==> flow/design.v <==
module control(
    input logic [6:0]op_cc, 
    input logic [2:0]fun3_c, 
    input logic [6:0]fun7_c, 
    input logic calu_br, 
    output logic cmem_wr, 
    output logic cbr, 
    output logic cmem_rd, 
    output logic creg_wr, 
    output logic cmem_reg, 
    output logic [5:0] calu_op, 
    output logic [2:0] cop_a, 
    output logic cop_b, 
    output logic i_type,  
    output logic r_type,
    output logic s_type,
    output logic sb_type,
    output logic u_type,
    output logic uj_type
);
    localparam  
                R_TYPE = 7'b0110011 , 
                R_TYPEW = 7'b0111011 , 
                I_TYPEL = 7'b0000011 , 
                I_TYPE = 7'b0010011 , 
                I_TYPEW = 7'b0011011 , 
                I_TYPEJ = 7'b1100111 , 
                I_TYPEE = 7'b1100111 , 
                S_TYPE = 7'b0100011 , 
                SB_TYPE = 7'b1100011 , 
                U_TYPE = 7'b0010111 , 
                UJ_TYPE = 7'b1101111 ; 
    assign creg_wr = ( (op_cc == R_TYPE) | (op_cc == R_TYPEW) | (op_cc == I_TYPE) | (op_cc == I_TYPEW)
                        | (op_cc == I_TYPEJ) | (op_cc == I_TYPEL) | (op_cc == U_TYPE) | (op_cc == UJ_TYPE)
                        | (op_cc == 7'h37)  
                      ) ? 1'b1 : 1'b0 ;
    assign cop_a = ( (op_cc == R_TYPE) | (op_cc == R_TYPEW) | (op_cc == I_TYPE) | (op_cc == I_TYPEW) | (op_cc == I_TYPEJ)
                        | (op_cc == I_TYPEL) | (op_cc == SB_TYPE)
                    ) ? 1'b1 : 1'b0 ;
    assign cop_b = ( (op_cc == R_TYPE) | (op_cc == R_TYPEW) | (op_cc == SB_TYPE) | (op_cc == S_TYPE)
                    ) ? 1'b1 : 1'b0 ;
    assign cmem_wr = (op_cc == S_TYPE) ? 1'b1 : 1'b0 ;
    assign cmem_rd = (op_cc == I_TYPEL) ? 1'b1 : 1'b0 ;
    assign cmem_reg = (op_cc == I_TYPEL) ? 1'b1 : 1'b0 ;
    assign cbr = (op_cc == SB_TYPE) && (calu_br == 1'b1) ? 1'b1 : 1'b0 ;
    assign i_type = ( (op_cc == I_TYPE) | (op_cc == I_TYPEE) | (op_cc == I_TYPEJ) | (op_cc == I_TYPEL)
                     | (op_cc == I_TYPEW) ) ? 1'b1 : 1'b0 ; 
    assign r_type = ( (op_cc == R_TYPE) | (op_cc == R_TYPEW) ) ? 1'b1 : 1'b0 ;
    assign s_type = (op_cc == S_TYPE) ? 1'b1 : 1'b0 ;
    assign sb_type = (op_cc == SB_TYPE) ? 1'b1 : 1'b0 ;
    assign u_type = (op_cc == U_TYPE) ? 1'b1 : 1'b0 ;
    assign uj_type = (op_cc == UJ_TYPE) ? 1'b1 : 1'b0 ;
    assign calu_op =   ((op_cc == 7'h03) && (fun3_c == 3'h0)) ? 6'd1 :  
                       ((op_cc == 7'h03) && (fun3_c == 3'h1)) ? 6'd2 :   
                       ((op_cc == 7'h03) && (fun3_c == 3'h2)) ? 6'd3 :   
                       ((op_cc == 7'h03) && (fun3_c == 3'h3)) ? 6'd4 :   
                       ((op_cc == 7'h03) && (fun3_c == 3'h4)) ? 6'd5 :   
                       ((op_cc == 7'h03) && (fun3_c == 3'h5)) ? 6'd6 :   
                       ((op_cc == 7'h03) && (fun3_c == 3'h6)) ? 6'd7 :   
                       ((op_cc == 7'h13) && (fun3_c == 3'h0)) ? 6'd8 :   
                       ((op_cc == 7'h13) && (fun3_c == 3'h1) && (fun7_c == 7'h0)) ? 6'd9 :   
                       ((op_cc == 7'h13) && (fun3_c == 3'h2)) ? 6'd10 :   
                       ((op_cc == 7'h13) && (fun3_c == 3'h3)) ? 6'd11 :   
                       ((op_cc == 7'h13) && (fun3_c == 3'h4)) ? 6'd12 :   
                       ((op_cc == 7'h13) && (fun3_c == 3'h5) && (fun7_c == 7'h00)) ? 6'd13 :   
                       ((op_cc == 7'h13) && (fun3_c == 3'h5) && (fun7_c == 7'h20)) ? 6'd14 :   
                       ((op_cc == 7'h13) && (fun3_c == 3'h6)) ? 6'd15 :   
                       ((op_cc == 7'h13) && (fun3_c == 3'h7)) ? 6'd16 :   
                       ((op_cc == 7'h17)) ? 6'd17 :   
                       ((op_cc == 7'h23) && (fun3_c == 3'h0)) ? 6'd18 :   
                       ((op_cc == 7'h23) && (fun3_c == 3'h1)) ? 6'd19 :   
                       ((op_cc == 7'h23) && (fun3_c == 3'h2)) ? 6'd20 :   
                       ((op_cc == 7'h23) && (fun3_c == 3'h3)) ? 6'd21 :   
                       ((op_cc == 7'h33) && (fun3_c == 3'h0) && (fun7_c == 7'h00)) ? 6'd22 :   
                       ((op_cc == 7'h33) && (fun3_c == 3'h0) && (fun7_c == 7'h20)) ? 6'd23 :   
                       ((op_cc == 7'h33) && (fun3_c == 3'h1) && (fun7_c == 7'h00)) ? 6'd24 :   
                       ((op_cc == 7'h33) && (fun3_c == 3'h2) && (fun7_c == 7'h00)) ? 6'd25 :   
                       ((op_cc == 7'h33) && (fun3_c == 3'h3) && (fun7_c == 7'h00)) ? 6'd26 :   
                       ((op_cc == 7'h33) && (fun3_c == 3'h4) && (fun7_c == 7'h00)) ? 6'd27 :   
                       ((op_cc == 7'h33) && (fun3_c == 3'h5) && (fun7_c == 7'h00)) ? 6'd28 :   
                       ((op_cc == 7'h33) && (fun3_c == 3'h5) && (fun7_c == 7'h20)) ? 6'd29 :   
                       ((op_cc == 7'h33) && (fun3_c == 3'h6) && (fun7_c == 7'h00)) ? 6'd30 :   
                       ((op_cc == 7'h33) && (fun3_c == 3'h7) && (fun7_c == 7'h00)) ? 6'd31 :   
                       ((op_cc == 7'h37)) ? 6'd32 :   
                       ((op_cc == 7'h63) && (fun3_c == 3'h0)) ? 6'd33 :   
                       ((op_cc == 7'h63) && (fun3_c == 3'h1)) ? 6'd34 :   
                       ((op_cc == 7'h63) && (fun3_c == 3'h4)) ? 6'd35 :   
                       ((op_cc == 7'h63) && (fun3_c == 3'h5)) ? 6'd36 :   
                       ((op_cc == 7'h63) && (fun3_c == 3'h6)) ? 6'd37 :   
                       ((op_cc == 7'h63) && (fun3_c == 3'h7)) ? 6'd38 :   
                       ((op_cc == 7'h67) && (fun3_c == 3'h0)) ? 6'd39 :   
                       ((op_cc == 7'h6F)) ? 6'd40 : 6'd0 ;  
endmodule
module imm_gen(
        input logic [31:0] instr,  
        output logic [31:0] imm  
    );
    always_comb begin
        imm = 32'd0;
        if (instr[6:0] == 7'h03 || instr[6:0] == 7'h13 || instr[6:0] == 7'h1B || instr[6:0] == 7'h67 || instr[6:0] == 7'h73)begin  
            imm = {{20{instr[31]}}, {instr [31:20]}};
        end
        else if (instr[6:0] == 7'h23)begin  
            imm = { {20{instr[31]}}, {instr [31:25],instr [11:7]}};
        end
        else if (instr[6:0] == 7'h63)begin  
            imm = { {19{instr[31]}},instr[31],instr[7],instr [30:25] ,instr[11:8],1'b0 };
        end
        else if (instr[6:0] == 7'h17 || instr[6:0] == 7'h37)begin  
            imm = {instr[31:12],12'b0};
        end
        else if (instr[6:0] == 7'h6F)begin  
            imm = { {11{instr[31]}}, instr[31], instr[19:12], instr[20], instr[30:21], 1'b0};
        end
    end
endmodule
module alu(
    input logic clk,
    input logic rst,  
    input logic [31:0] aop_a,
    input logic [31:0] aop_b,
    input logic [31:0] aimm,
    input logic [5:0] alu_op,
    input logic [31:0] apc,
    output logic cond,  
    output logic branch,
    output logic [31:0] result
);
always_comb begin
    cond = 1'b0;
    if (alu_op ==  6'd33)begin  
        if (aop_a == aop_b)begin
            cond = 1'b1;
        end 
    end
    if (alu_op ==  6'd34)begin  
        if (aop_a != aop_b)begin
            cond = 1'b1;
        end 
    end
    if (alu_op == 6'd35)begin  
        if ($signed(aop_a) < $signed(aop_b))begin
            cond = 1'b1;
        end 
    end
    if (alu_op == 6'd36)begin  
        if ($signed(aop_a) >= $signed(aop_b))begin
            cond = 1'b1;
        end     
    end
    if ($unsigned(alu_op) == $unsigned(6'd37))begin  
        if (aop_a < aop_b)begin
            cond = 1'b1;
        end 
    end
    if ($unsigned(alu_op) ==  $unsigned(6'd38))begin  
        if (aop_a >= aop_b)begin
            cond = 1'b1;
        end 
    end
end
always_ff @(posedge clk) begin
    if (rst == 1'b1)begin
        result <= 32'd0;
        branch <= 1'b0;
    end
    else begin
    branch <= cond;
    if (alu_op ==  6'd1)begin  
        result <= aop_a + aimm;
    end
    if (alu_op ==  6'd2)begin  
        result <= aop_a + aimm;
    end
    if (alu_op ==  6'd3)begin  
        result <= aop_a + aimm;
    end
    if (alu_op ==  6'd4)begin  
        result <= aop_a + aimm;
    end
    if (alu_op ==  6'd5)begin  
        result <= aop_a + aimm;
    end
    if (alu_op ==  6'd6)begin  
        result <= aop_a + aimm;
    end
    if (alu_op ==  6'd7)begin  
        result <= aop_a + aimm;
    end
    if (alu_op ==  6'd8)begin  
        result <= aop_a + aimm;
    end
    if (alu_op ==  6'd9)begin  
        result <= aop_a << aimm[4:0];
    end
    if (alu_op ==  6'd10)begin  
        result <= $signed(aop_a) < $signed(aimm) ? 32'd1 : 32'd0;
    end
    if ($unsigned(alu_op) == $unsigned(6'd11))begin  
        result <= aop_a < aimm ? 32'd1 : 32'd0;
    end
    if (alu_op ==  6'd12)begin  
        result <= aop_a ^ aimm;
    end
    if (alu_op ==  6'd13)begin  
        result <= aop_a >> aimm[4:0];
    end
    if (alu_op ==  6'd14)begin  
        result <= $signed(aop_a) >>> aimm[4:0];
    end
    if (alu_op ==  6'd15)begin  
        result <= aop_a | aimm;
    end
    if (alu_op ==  6'd16)begin  
        result <= aop_a & aimm;
    end
    if (alu_op ==  6'd17)begin  
        result <= apc + aimm;
    end
    if (alu_op ==  6'd18)begin  
        result <= aop_a + aimm;
    end
    if (alu_op ==  6'd19)begin  
        result <= aop_a + aimm;
    end
    if (alu_op ==  6'd20)begin  
        result <= aop_a + aimm;
    end
    if (alu_op ==  6'd21)begin  
        result <= aop_a + aimm;
    end
    if (alu_op ==  6'd22)begin  
        result <= aop_a + aop_b;
    end
    if (alu_op ==  6'd23)begin  
        result <= aop_a - aop_b;
    end
    if (alu_op ==  6'd24)begin  
        result <= aop_a << aop_b[4:0];
    end
    if (alu_op ==  6'd25)begin  
        result <= $signed(aop_a) < $signed(aop_b) ? 32'd1 : 32'd0;
    end
    if ($unsigned(alu_op) ==  $unsigned(6'd26))begin  
        result <= aop_a < aop_b ? 32'd1 : 32'd0;
    end
    if (alu_op ==  6'd27)begin  
        result <= aop_a ^ aop_b;
    end
    if (alu_op ==  6'd28)begin  
        result <= aop_a >> aop_b[4:0];
    end
    if (alu_op ==  6'd29)begin  
        result <= $signed(aop_a) >>> aop_b[4:0];
    end
    if (alu_op ==  6'd30)begin  
        result <= aop_a | aop_b;
    end
    if (alu_op ==  6'd31)begin  
        result <= aop_a & aop_b;
    end
    if (alu_op ==  6'd32)begin  
        result <= aimm;
    end
    if (alu_op ==  6'd39)begin  
        result <= apc + 32'd4;
    end
    if (alu_op ==  6'd40)begin  
        result <= apc + 32'd4;
    end
    end
end
endmodule
module ifu(
    input logic ibranch,  
    input logic i_typej,  
    input logic sb_type,  
    input logic uj_type,  
    input logic [31:0] iop_a,  
    input logic [31:0] imm,
    input logic [31:0] pci,  
    input logic clk, 
    input logic rst,  
    output logic [31:0] pc  
);
always_ff @(posedge clk) begin
    if (rst == 1'b1)begin
    pc <= 32'd0;
    end
    else if (sb_type == 1'b1 && ibranch == 1'b1)begin  
    pc <= pci + imm;
    end
    else if (i_typej == 1'b1)begin  
    pc <= (iop_a + imm) & 32'hFFFF_FFFE;
    end
    else if (uj_type == 1'b1)begin  
    pc <= pci + imm;
    end
    else begin
        pc <= pci + 32'd4;
    end
end
endmodule
module bolt_exec(
    input logic clk,
    input logic rst,  
    input logic [31:0] instr,  
    input logic [31:0] rs1,  
    input logic [31:0] rs2,  
    input logic [31:0] pc,  
    output logic [31:0] result,  
    output logic [31:0] next_pc,  
    output logic branch,  
    output logic reg_wr,  
    output logic mem_wr,  
    output logic mem_rd  
);
    logic cmem_wr, cbr, cmem_rd, creg_wr, cmem_reg, cop_b;
    logic [2:0] cop_a;
    logic [5:0] calu_op;
    logic i_type, r_type, s_type, sb_type, u_type, uj_type;
    logic [31:0] imm;
    logic cond;
    control u_control (
        .op_cc(instr[6:0]), .fun3_c(instr[14:12]), .fun7_c(instr[31:25]), .calu_br(cond),
        .cmem_wr(cmem_wr), .cbr(cbr), .cmem_rd(cmem_rd), .creg_wr(creg_wr), .cmem_reg(cmem_reg),
        .calu_op(calu_op), .cop_a(cop_a), .cop_b(cop_b),
        .i_type(i_type), .r_type(r_type), .s_type(s_type), .sb_type(sb_type), .u_type(u_type),
        .uj_type(uj_type)
    );
    imm_gen u_imm_gen (.instr(instr), .imm(imm));
    alu u_alu (
        .clk(clk), .rst(rst), .aop_a(rs1), .aop_b(rs2), .aimm(imm), .alu_op(calu_op), .apc(pc),
        .cond(cond), .branch(branch), .result(result)
    );
    ifu u_ifu (
        .ibranch(cbr), .i_typej(calu_op == 6'd39), .sb_type(sb_type), .uj_type(calu_op == 6'd40),
        .iop_a(rs1), .imm(imm), .pci(pc), .clk(clk), .rst(rst), .pc(next_pc)
    );
    always_ff @(posedge clk) begin
        if (rst == 1'b1)begin
            reg_wr <= 1'b0;
            mem_wr <= 1'b0;
            mem_rd <= 1'b0;
        end
        else begin
            reg_wr <= creg_wr;
            mem_wr <= cmem_wr;
            mem_rd <= cmem_rd;
        end
    end
endmodule
## Step by step through the tools: bolt_exec

What the tools print for bolt_exec, step after step.
Line numbers count from 1 in the design file above.
Operators: Yosys type, input widths -> output width; for muxes data width and select width s.
Library cell names are shortened.
The mark - stands for no value.

| inputs | value |
|---|---|
| top | bolt_exec |
| clock input | clk |
| standard-cell library | sky130hd |
| timing corner | tt_025C_1v80 |

## Word level

Yosys after proc, flatten, opt, wreduce and memory -nomap, before mapping. Memory bits, and registers merged into a memory's read port (data or address), are not among the register bits. Print and check cells are not counted.

| cells by class | value |
|---|---|
| $add $sub $neg | 5 |
| $lt $le $gt $ge | 6 |
| eq/ne operators | 62 |
| shifts and indexed selects | 6 |
| muxes and demuxes | 103 |
| bitwise operators | 14 |
| reductions and logical operators | 57 |

Operator list:

| operator | count |
|---|---|
| $mux 32 | 42 |
| $mux 6 | 40 |
| $lt 32x32->1 | 4 |
| $add 32x32->32 | 3 |
| $eq 6x5->1 const B | 16 |
| $ge 32x32->1 | 2 |
| $and 32x32->32 | 2 |
| $or 32x32->32 | 2 |
| $xor 32x32->32 | 2 |
| $shl 32x5->32 | 2 |
| $shr 32x5->32 | 2 |
| $sshr 32x5->32 | 2 |
| $eq 6x6->1 const B | 9 |
| $logic_and 1x1->1 | 49 |
| $eq 6x4->1 const B | 8 |
| $eq 7x6->1 const B | 5 |
| $reduce_bool 34->1 | 1 |
| $add 32x3->32 const B | 1 |
| $sub 32x32->32 | 1 |
| $eq 32x32->1 | 1 |
| $ne 32x32->1 | 1 |
| $eq 7x7->1 const B | 4 |
| $eq 6x3->1 const B | 4 |
| $eq 7x5->1 const B | 3 |
| $mux 1 | 21 |
| $eq 3x3->1 const B | 4 |
| $eq 6x2->1 const B | 2 |
| $or 1x1->1 | 8 |

Other operator kinds: 7; their cells: 12.

| bit counts | value |
|---|---|
| register bits after elaboration | 68 |
| output and inout bits | 68 |
| cells after elaboration | 259 |

## Depth

Depth = most cells in a row (Yosys ltp): at word level without a register or memory, in the mapped netlist without a sequential cell, where the memories' decode and read muxes count.

| logic depth | value |
|---|---|
| word-level depth | 76 |
| ABC_AREA | 1 |
| gate-level depth with buffers | 47 |
| depth with buffers taken out | 46 |

## Netlist

Yosys stat after the flow's synthesis: flattened, memories mapped to cells. It holds for the ABC_AREA given above (unset counts as 0); a run with the other value may have another netlist.
The area totals of this step are shown rounded.

| synthesis totals | value |
|---|---|
| cell count | 4678 |
| cell area after synthesis | 24000 um^2 |
| sequential area | 1400 um^2 |
| flip-flop cells | 68 |

Cells by type:

| type | count | total area (um^2) |
|---|---|---|
| nand2_1 | 1590 | 5.97E+03 |
| ha_1 | 243 | 3.04E+03 |
| nand3_1 | 489 | 2.45E+03 |
| inv_1 | 554 | 2.08E+03 |
| a21oi_1 | 390 | 1.95E+03 |
| o21ai_0 | 277 | 1386.33 |
| dfxtp_1 | 68 | 1.36E+03 |
| nor2_1 | 262 | 983.443 |
| xor2_1 | 103 | 902.115 |
| clkbuf_1 | 151 | 566.794 |
| nand4_1 | 57 | 356.592 |
| o21ai_1 | 63 | 315.302 |
| o211ai_1 | 40 | 300.288 |
| buf_2 | 56 | 280.269 |
| nor3_1 | 43 | 215.206 |
| or2_2 | 31 | 193.936 |
| xnor2_1 | 17 | 148.893 |
| a221oi_1 | 16 | 140.134 |

Not listed: further types 34, cells in them 228.

## Timing after synthesis

Source: OpenSTA report_checks on the synthesized netlist (no wires, ideal clock, input and output delay 20% of the period each), path of least setup slack; recovery checks are left aside. Register names are those of the netlist, which keeps one name where synthesis merged equal registers.

| timing path after synthesis | value |
|---|---|
| kind | input port to flip-flop |
| from | in instr[1] |
| to | reg u_alu.result[26] |
| clock period | 6500 ps |
| external input delay | 1300 ps |
| launch time at the first pin | 1300 ps |
| arrival time | 5226 ps |
| setup slack | 1204 ps |
| delay of the path | 3996 ps |
| stages on the path | 35 |
| path buffers | 1 |
| synthesis period reached | 5296 ps |

"delay of the path" is the arrival time less input delay plus setup time.
"stages on the path" counts driving pins, that of a launching flip-flop among them; a cell with two outputs on the path counts twice.
"synthesis period reached" is the clock period less the worst setup slack; recovery checks do not enter. This is arithmetic on one report: input and output delays are still those of the set period (20% each).
The rows between start and end are the longest chain of elaborated cells between them; the timing report does not say that the signal goes this way. Where chains are equally long, one stands for them.
Each line given opens the expression or statement behind the cell; cells for indexed reads and writes are added by Yosys, which also makes memories of some case tables.
A register here has more assigning lines than the two given.

| between the ends, after synthesis | value |
|---|---|
| cells stage by stage | nand2_1 > nor2_2 > o21ai_1 > nand3_2 > nand2_1 > buf_4 > nand2_1 > ha_1 > fa_1 > nand3_1 > nand2_1 > nand2_1 > nand2_1 > a21boi_0 > o21ai_0 > a21oi_1 > o21ai_0 > a21oi_1 > o21ai_0 > or2_2 > nand3_1 > nand2_1 > nand2_1 > nand2_1 > nand2_1 > nand2_1 > nand2_1 > nand2_1 > nand2_1 > nand2_1 > nand2_1 > nand2_1 > nand2_1 > nand2_1 > a21oi_1 |
| cells in the longest elaborated chain | 76 |
| elaborated cells between the ends (all ways) | 185 |
| those cells by class | 2 x add/sub; 45 x eq/ne; 3 x shift; 79 x mux; 3 x logic; 53 x reduce/logical |

Ends and longest elaborated chain, after synthesis:

| element | RTL line | text |
|---|---|---|
| from (decl) | 307 | `input logic [31:0] instr,` |
| $eq 7x7->1 | 92 | `((op_cc == 7'h6F)) ? 6'd40 : 6'd0 ;` |
| $mux 6 | 92 |  |
| $mux 6 | 91 | `((op_cc == 7'h67) && (fun3_c == 3'h0)) ? 6'd39 :` |
| $mux 6 | 90 | `((op_cc == 7'h63) && (fun3_c == 3'h7)) ? 6'd38 :` |
| $mux 6 | 89 | `((op_cc == 7'h63) && (fun3_c == 3'h6)) ? 6'd37 :` |
| $mux 6 | 88 | `((op_cc == 7'h63) && (fun3_c == 3'h5)) ? 6'd36 :` |
| $mux 6 | 87 | `((op_cc == 7'h63) && (fun3_c == 3'h4)) ? 6'd35 :` |
| (+62 left out) | - |  |
| $mux 32 | 250 | `if (alu_op ==  6'd28)begin` |
| $mux 32 | 253 | `if (alu_op ==  6'd29)begin` |
| $mux 32 | 256 | `if (alu_op ==  6'd30)begin` |
| $mux 32 | 259 | `if (alu_op ==  6'd31)begin` |
| $mux 32 | 262 | `if (alu_op ==  6'd32)begin` |
| $mux 32 | 265 | `if (alu_op ==  6'd39)begin` |
| $mux 32 | 268 | `if (alu_op ==  6'd40)begin` |
| to (assign) | 266 | `result <= apc + 32'd4;` |
| to (assign) | 269 | `result <= apc + 32'd4;` |
| to (decl) | 127 | `output logic [31:0] result` |

## Worst path after layout

Path of least setup slack in the final report of stored run 4 (OpenROAD, finished layout, wires in). Where an end is a register, its clock arrival counts in the times.
The path's times are printed in steps of 10 ps; the period is the one set.

| timing path post-layout | value |
|---|---|
| kind | input port to flip-flop |
| from | in instr[6] |
| to | reg u_alu.result[25] |
| clock period | 8150 ps |
| external input delay | 1630 ps |
| launch time at the first pin | 1630 ps |
| arrival time | 7430 ps |
| setup slack | 940 ps |
| stages on the path | 35 |
| path buffers | 1 |

The rows between start and end are the longest chain of elaborated cells between them; the timing report does not say that the signal goes this way. Where chains are equally long, one stands for them.
A register here has more assigning lines than the two given.

| between the ends, post-layout | value |
|---|---|
| cells stage by stage | clkdlybuf4s50_1 > inv_2 > nor2_1 > o21ai_1 > nand3_2 > a21oi_1 > nand2_1 > nand2_1 > inv_1 > ha_1 > nand2_1 > nor3_1 > nand2_1 > o211ai_1 > a21boi_0 > o21ai_0 > a21oi_1 > o21ai_0 > a21oi_1 > inv_1 > a21oi_1 > xor2_1 > nand2_1 > nand2_1 > nand2_1 > nand2_1 > nand2_1 > nand2_1 > nand2_1 > nand2_1 > nand2_1 > nand2_1 > nand2_1 > nand2_1 > a21oi_1 |
| cells in the longest elaborated chain | 76 |
| elaborated cells between the ends (all ways) | 185 |
| those cells by class | 2 x add/sub; 45 x eq/ne; 3 x shift; 79 x mux; 3 x logic; 53 x reduce/logical |

Ends and longest elaborated chain, post-layout:

| element | RTL line | text |
|---|---|---|
| from (decl) | 307 | `input logic [31:0] instr,` |
| $eq 7x7->1 | 92 | `((op_cc == 7'h6F)) ? 6'd40 : 6'd0 ;` |
| $mux 6 | 92 |  |
| $mux 6 | 91 | `((op_cc == 7'h67) && (fun3_c == 3'h0)) ? 6'd39 :` |
| $mux 6 | 90 | `((op_cc == 7'h63) && (fun3_c == 3'h7)) ? 6'd38 :` |
| $mux 6 | 89 | `((op_cc == 7'h63) && (fun3_c == 3'h6)) ? 6'd37 :` |
| $mux 6 | 88 | `((op_cc == 7'h63) && (fun3_c == 3'h5)) ? 6'd36 :` |
| $mux 6 | 87 | `((op_cc == 7'h63) && (fun3_c == 3'h4)) ? 6'd35 :` |
| (+62 left out) | - |  |
| $mux 32 | 250 | `if (alu_op ==  6'd28)begin` |
| $mux 32 | 253 | `if (alu_op ==  6'd29)begin` |
| $mux 32 | 256 | `if (alu_op ==  6'd30)begin` |
| $mux 32 | 259 | `if (alu_op ==  6'd31)begin` |
| $mux 32 | 262 | `if (alu_op ==  6'd32)begin` |
| $mux 32 | 265 | `if (alu_op ==  6'd39)begin` |
| $mux 32 | 268 | `if (alu_op ==  6'd40)begin` |
| to (assign) | 266 | `result <= apc + 32'd4;` |
| to (assign) | 269 | `result <= apc + 32'd4;` |
| to (decl) | 127 | `output logic [31:0] result` |

FLOW RESULTS
============

Record of 4 stored runs of the RTL-to-layout flow on bolt_exec, platform sky130hd. The runs are unordered. Constraints: input delay and output delay 20% of the set period each, output load 0.01 pF.
Results are given in rounded form.
A setting shown as n/a is not set for that run.
Among the results, n/a means that no value is shown for the run.

| run | ABC_AREA | CAP_MARGIN | CELL_PAD_IN_SITES_GLOBAL_PLACEMENT | CORE_MARGIN | CORE_UTILIZATION | CTS_CLUSTER_DIAMETER | CTS_CLUSTER_SIZE | GPL_TIMING_DRIVEN | MIN_ROUTING_LAYER | SETUP_SLACK_MARGIN | TNS_END_PERCENT | period_ns | SLEW_MARGIN | CELL_PAD_IN_SITES_DETAIL_PLACEMENT | MAX_ROUTING_LAYER | PLACE_DENSITY_LB_ADDON | GPL_ROUTABILITY_DRIVEN | post-layout utilization (%) | post-route worst hold slack (ps) | lowest setup slack (ps) | overall die area (um^2) | total negative slack (ps) | mapped cell area after synthesis (um^2) |
|---|---|---|---|---|---|---|---|---|---|---|---|---|---|---|---|---|---|---|---|---|---|---|---|
| stored run 1 | 1 | 40 | 2 | 8 | 60 | 185 | 22 | 0 | met2 | 0.5 | 60 | 6.54 | 20 | n/a | n/a | n/a | n/a | n/a | n/a | n/a | n/a | n/a | n/a |
| stored run 2 | n/a | 20 | n/a | 2 | 28 | n/a | 53 | n/a | n/a | 0.5 | n/a | 3.64 | 0 | 2 | met4 | 0.13 | n/a | n/a | n/a | n/a | n/a | n/a | n/a |
| stored run 3 | n/a | 20 | n/a | 2 | 61 | n/a | 71 | n/a | met2 | n/a | 65 | 9.98 | 20 | n/a | n/a | 0.16 | 0 | n/a | n/a | n/a | n/a | n/a | n/a |
| stored run 4 | 1 | 20 | 2 | 2 | 28 | n/a | n/a | n/a | n/a | 0.5 | n/a | 8.15 | 20 | n/a | n/a | n/a | n/a | 33 | 480 | 940 | 89000 | 0 | 24000 |

Stored run 1: no final report: placement broke off with GPL-0301
Stored run 2: no final report: clock tree synthesis broke off with DPL-0033
Stored run 3: no final report: routing broke off with GRT-0116
